==> flow/design.v <==
`timescale 1ns / 1ps
module apb_master #(parameter DATA_WIDTH = 32, parameter ADDR_WIDTH = 32) (
		output 					PSEL,
		output 					PENABLE,
		output  [ADDR_WIDTH-1:0] PADDR,
		output  [DATA_WIDTH-1:0]	PWRDATA,
		output  					PWRITE,
		output  [DATA_WIDTH-1:0]	PRDATA_o,
		input  [DATA_WIDTH-1:0]	PRDATA,
		input  [DATA_WIDTH-1:0] data_i,
		input  [ADDR_WIDTH-1:0]	addr_i,
		input 					PCLK,
		input 					PRESETn,
		input 					PREADY,
		input 					evnt_trig_i,
		input 					pwrite_i
);
parameter IDLE = 2'd0;
parameter SETUP = 2'd1;
parameter ACCESS = 2'd2;
reg [1:0]	state, next_state;
always@(posedge PCLK) begin
	if(!PRESETn)
		state <= IDLE ;
	else
		state <= next_state ;
end
always@(*) begin
	case(state)
		IDLE : begin
			if (evnt_trig_i)
				next_state <= SETUP ;
			else 
				next_state <= IDLE;
		end
		SETUP : next_state <= ACCESS;
		ACCESS : begin
			if(PREADY)
				next_state <= IDLE ;
			else 
				next_state <= ACCESS ;
		end
		default : next_state <= IDLE ;
	endcase
end
assign PSEL = PRESETn ? (state != IDLE) : 1'b0;
assign PENABLE = (state == ACCESS) ;
assign PWRITE = pwrite_i;
assign PWRDATA = data_i;
assign PADDR = addr_i;
assign PRDATA_o = PRDATA;
endmodule
`timescale 1ns / 1ps
module APB_slave #( parameter DATA_WIDTH = 32, parameter ADDR_WIDTH = 32)(
    output  reg [DATA_WIDTH-1:0] PRDATA,
    output                       PREADY_o,
    input                    PREADY,
    input   [DATA_WIDTH-1:0] PWRDATA, 
    input   [ADDR_WIDTH-1:0] PADDR,
    input                    PCLK,
    input                    PRESETn,
    input                    PWRITE,
    input                    PENABLE,
    input                    PSEL
    );
    parameter  IDLE   = 2'd0, SETUP = 2'd1, ACCESS =2'd2;
    reg [DATA_WIDTH-1:0]    APB_MEM [ADDR_WIDTH-1:0];
    reg [1:0] prsnt_state , next_state ;
    always@(posedge PCLK , negedge PRESETn) begin   
        if(!PRESETn)
            prsnt_state <= IDLE ;
        else 
            prsnt_state <= next_state ;
    end
   always@(* ) begin
        next_state <= prsnt_state;
        case (prsnt_state)
            IDLE : begin
                if(PSEL )
                    next_state <= SETUP;        
                else 
                    next_state <= IDLE;
            end
            SETUP : begin
                if(PENABLE)
                    next_state <= ACCESS;
                else 
                    next_state <= IDLE;
            end
            ACCESS : begin
                if(PREADY) begin
                    if(!PSEL) 
                        next_state <= IDLE ;
                    else
                        next_state <= SETUP ;
                end
                else 
                    next_state <= ACCESS;
            end
            default : next_state <= IDLE;
        endcase
   end
   always@(*) begin
         if(!PRESETn)
            PRDATA = 32'd0;
         else begin
            if((next_state == ACCESS) && !PWRITE && (PADDR < ADDR_WIDTH))
                PRDATA = APB_MEM[PADDR];
            else 
                PRDATA = 32'd0;    
         end
   end
   always@(posedge PCLK) begin
         if((next_state == ACCESS) && PWRITE && (PADDR < ADDR_WIDTH))
            APB_MEM[PADDR] <= PWRDATA ;
   end
   assign PREADY_o = PREADY ;
endmodule
`timescale 1ns / 1ps
module apb_top #(parameter DATA_WIDTH = 32 , parameter ADDR_WIDTH = 32) (
		output [DATA_WIDTH-1:0]	PRDATA_o,
		input 					PCLK_i,
		input 					PRESETn_i,
		input [DATA_WIDTH-1:0]	PWRDATA_i,
		input [ADDR_WIDTH-1:0]	PADDR_i,
		input 					PWRITE_i,
		input 					PREADY_i,
		input 					EVENT_i
);
	wire [DATA_WIDTH-1:0]	p_rd_intr, pwrdata_intr, paddr_intr;
	wire 					p_ready_intr, psel_intr, pena_intr, pwrite_intr;				
	apb_master  #(.DATA_WIDTH(DATA_WIDTH), .ADDR_WIDTH(ADDR_WIDTH))  master_inst(
		.PCLK(PCLK_i),
		.PRESETn(PRESETn_i),
		.evnt_trig_i(EVENT_i),
		.data_i(PWRDATA_i),
		.addr_i(PADDR_i),
		.pwrite_i(PWRITE_i),
		.PRDATA(p_rd_intr),
		.PREADY(p_ready_intr),
		.PSEL(psel_intr),
		.PENABLE(pena_intr),
		.PADDR(paddr_intr),
		.PWRDATA(pwrdata_intr),
		.PWRITE(pwrite_intr),
		.PRDATA_o(PRDATA_o)
	);
	APB_slave #(.DATA_WIDTH(DATA_WIDTH), .ADDR_WIDTH(ADDR_WIDTH)) slave_inst(
		.PREADY(PREADY_i),
		.PWRDATA(pwrdata_intr), 
		.PADDR(paddr_intr),
		.PCLK(PCLK_i),
		.PRESETn(PRESETn_i),
		.PWRITE(pwrite_intr),
		.PENABLE(pena_intr),
		.PSEL(psel_intr),
		.PRDATA(p_rd_intr),
		.PREADY_o(p_ready_intr)
	);
endmodule
-- Step by step through the tools: apb_top
Tool output for the design above, in the order of the flow.
Lines are those of the file above, counted from 1.
Library cell names are shortened.
Not given: n/a
- top module: apb_top
- clock port: PCLK_i
- standard-cell library: sky130hd
- corner: tt_025C_1v80

-- Word level
Source: Yosys, flattened and elaborated, memories not mapped. Widths are those after wreduce; folded enables and synchronous resets count as part of the registers. Registers that Yosys merges into a memory's read port (data or address) are not register bits. Print and check cells do not count. Equal cells are merged and count once.
Yosys's memory passes give these memory sizes; they may raise the number of words (mostly to a power of two), join words into wider ones and drop unused or constant bits.
- noted reduce/logical cells: 8
- mux-type cells at 13
- noted equal/unequal tests: 5
- order comparisons at 1
- operator list (operator ; count):
    32-bit 2-to-1 mux ; 3
    32-bit by 6-bit less-than comparator with 1-bit output with constant B ; 1
    2-bit case mux with 3-bit select ; 2
    2-bit == test with constant B ; 3
    2-bit 2-to-1 mux ; 3
    5-bit 2-to-1 mux ; 1
    1-bit logical AND ; 4
    2-bit by 1-bit == test with 1-bit output with constant B ; 2
    2-bit logical NOT ; 2
    1-bit 2-to-1 mux ; 4
    2-bit nonzero test ; 1
    1-bit logical NOT ; 1
- word-level cells at 30
- memories kept at 1
- register bits at 4
- RAM bits at 1024
- noted input bits: 69
- memory list (name ; words ; width ; read ports ; wr ports ; RTL line ; RTL):
    slave_inst.APB_MEM ; 32 ; 32 ; 1 ; 1 ; 67 ; reg [DATA_WIDTH-1:0]    APB_MEM [ADDR_WIDTH-1:0];

-- Depth
Depth = most cells in a row (Yosys ltp): at word level without a register or memory, in the mapped netlist without a sequential cell, where the memories' decode and read muxes count.
- noted word-level depth: 10
- ABC_AREA at 1
- noted mapped depth: 12
- gate-level depth less buffers: 10

-- Synthesis result
Source: synth_stat.txt of the flow (Yosys; design flattened, memories mapped). It holds for the ABC_AREA given above (unset counts as 0); a run with the other value may have another netlist.
- noted cell area after synthesis: 44554.0 sq um
- noted mapped flip-flops: 1029
- standard cells after synthesis: 4474
- cells by type (type ; count):
    edfxtp_1 ; 1024
    nand2_1 ; 1737
    nor2_1 ; 625
    inv_1 ; 594
    o21ai_0 ; 135
    buf_2 ; 91
    o21ai_1 ; 91
    clkbuf_1 ; 73
    o21bai_1 ; 33
    buf_6 ; 12
    nor3_4 ; 7
    buf_1 ; 15
    dfrtp_1 ; 2
    dfxtp_1 ; 2
    buf_4 ; 4
    nand3_1 ; 6
    dfstp_2 ; 1
    clkinv_1 ; 5
Other cell types: 8; their cells: 17.

-- Path before layout
Path of least setup slack by OpenSTA after synthesis, without wires, with an ideal clock, recovery checks aside; 20% of the period is set as input and as output delay. Where synthesis merged equal registers, the netlist keeps one of their names.
- path type: input to register
- start: in PADDR_i[1]
- end: mem slave_inst.APB_MEM[11][0]
- path delay at 2651 ps
- clock period: 6000 ps
- path buffers at 3
- launch time at the first pin: 1200 ps
- path slack at 2149 ps
- noted arrival: 3430 ps
- noted input delay: 1200 ps
- data required time: 5579 ps
- noted stages on the path: 7
- period reached after synthesis at 3851 ps
"path delay" is the arrival time less input delay plus setup time.
"stages on the path": output pins that drive a net of the path, with the launching flip-flop's if there is one; two outputs of one cell count as two.
"period reached after synthesis" is the clock period less the worst setup slack; recovery checks do not enter. This is arithmetic on one report: input and output delays are still those of the set period (20% each).
Between the ends stands the longest chain of elaborated cells between them, by number of cells; it is not shown to be the way that was timed. Of several equally long chains one is given.
A line is the first line of the expression or statement that the cell stems from. Yosys adds cells for indexed reads and writes and turns some case tables into memories.
The path ends at the enable pin of a flip-flop; only ways to that pin are counted.
- cells stage by stage: buf_2 -> buf_2 -> buf_2 -> nand2_1 -> inv_1 -> nand3_1 -> nor2_1
- cells in the longest elaborated chain: 3
- noted elaborated cells on any way between the ends: 4
- ends and longest elaborated chain, post-synthesis (element ; RTL line ; RTL):
    start: declaration ; 125 ; input [ADDR_WIDTH-1:0] PADDR_i,
    32-bit by 6-bit less-than comparator with 1-bit output ; 114 ; if((next_state == ACCESS) && PWRITE && (PADDR < ADDR_WIDTH))
    1-bit logical AND ; 114 ;
    5-bit 2-to-1 mux ; 114 ;
    end: declaration ; 67 ; reg [DATA_WIDTH-1:0]    APB_MEM [ADDR_WIDTH-1:0];

-- Worst path after layout
From the final timing report of run A: the path of least setup slack in the routed layout; clock arrival at registers is part of the times.
The report prints the path's times to 10 ps; the period is as set.
- path type: input to output
- start: in PADDR_i[2]
- end: out PRDATA_o[10]
- noted arrival: 3750 ps
- data required time: 4100 ps
- noted stages on the path: 12
- clock period: 5120 ps
- launch time at the first pin: 1020 ps
- path buffers at 6
- noted input delay: 1020 ps
- path slack at 340 ps
- output delay: 1020 ps
Between the ends stands the longest chain of elaborated cells between them, by number of cells; it is not shown to be the way that was timed. Of several equally long chains one is given.
- cells stage by stage: clkdlybuf4s50_1 -> buf_4 -> nor3_4 -> buf_12 -> buf_12 -> buf_6 -> nand2_1 -> nand2_1 -> nor2_1 -> nand2_1 -> nor2_1 -> clkdlybuf4s50_1
- cells in the longest elaborated chain: 4
- noted elaborated cells on any way between the ends: 5
- ends and longest elaborated chain, after layout (element ; RTL line ; RTL):
    start: declaration ; 125 ; input [ADDR_WIDTH-1:0] PADDR_i,
    32-bit by 6-bit less-than comparator with 1-bit output ; 107 ; if((next_state == ACCESS) && !PWRITE && (PADDR < ADDR_WIDTH))
    1-bit logical AND ; 107 ;
    32-bit 2-to-1 mux ; 107 ;
    32-bit 2-to-1 mux ; 104 ; if(!PRESETn)
    end: declaration ; 121 ; output [DATA_WIDTH-1:0] PRDATA_o,

Stored flow runs of apb_top (3 of them; Yosys, OpenROAD, sky130hd). They differ in their settings and are not a sequence. Constraints: input delay and output delay 20% of the set period each, output load 0.01 pF.
"achieved clock period": clock period set for the run, less the worst setup slack. It is reckoned from that one timing run; input and output delays stay at 20% of the period that was set.
"critical setup path time" means the part of the period allowed to the worst setup path (the constraints hold back 20% at inputs and 20% at outputs) less its slack; where the path has registers, the arrival times of their clocks count too.
"total power of the final layout": no workload was simulated; the value follows from the tool's default switching activity.
"critical setup path time" is given in steps of 10 ps.

Run A
Settings were ABC_AREA = 1; CELL_PAD_IN_SITES_DETAIL_PLACEMENT = 2; CORE_UTILIZATION = 29; CTS_CLUSTER_SIZE = 42; MAX_ROUTING_LAYER = met4; MIN_ROUTING_LAYER = met2; PLACE_DENSITY_LB_ADDON = 0.22; SETUP_SLACK_MARGIN = 0.38; SLEW_MARGIN = 40; period_ns = 5.12; CAP_MARGIN = 20; CORE_MARGIN = 2
- total negative slack at 0 ps
- achieved clock period at 4775 ps
- total power of the final layout at 18591 µW
- utilization in the final report: 0.348
- smallest setup slack at 345 ps
- noted the total die area: 156784.0 sq um
- critical setup path time at 2730 ps
- critical path type: input to output
- noted the standard-cell area after routing: 52927.0 sq um
- area of the synthesized netlist: 44554.0 sq um

Run B
Settings were CELL_PAD_IN_SITES_GLOBAL_PLACEMENT = 3; CORE_ASPECT_RATIO = 1.43; CORE_MARGIN = 6; CORE_UTILIZATION = 50; CTS_CLUSTER_SIZE = 20; GPL_ROUTABILITY_DRIVEN = 1; HOLD_SLACK_MARGIN = -0.05; MIN_ROUTING_LAYER = met2; PLACE_DENSITY_LB_ADDON = 0.3; SLEW_MARGIN = 30; TNS_END_PERCENT = 100; period_ns = 4.83; CAP_MARGIN = 20
- total negative slack at 0 ps
- achieved clock period at 4763 ps
- total power of the final layout at 18178 µW
- utilization in the final report: 0.597
- smallest setup slack at 67 ps
- noted the total die area: 86710.1 sq um
- critical setup path time at 2830 ps
- critical path type: input to output
- noted the standard-cell area after routing: 47018.8 sq um
- area of the synthesized netlist: 39842.0 sq um

Run C
Settings were CORE_UTILIZATION = 40; SETUP_SLACK_MARGIN = 0.96; period_ns = 5.6; CAP_MARGIN = 20; CORE_MARGIN = 2; SLEW_MARGIN = 20
- total negative slack at 0 ps
- achieved clock period at 4595 ps
- total power of the final layout at 15862 µW
- utilization in the final report: 0.481
- smallest setup slack at 1005 ps
- noted the total die area: 102144.0 sq um
- critical setup path time at 2350 ps
- critical path type: input to output
- noted the standard-cell area after routing: 47409.2 sq um
- area of the synthesized netlist: 39842.0 sq um
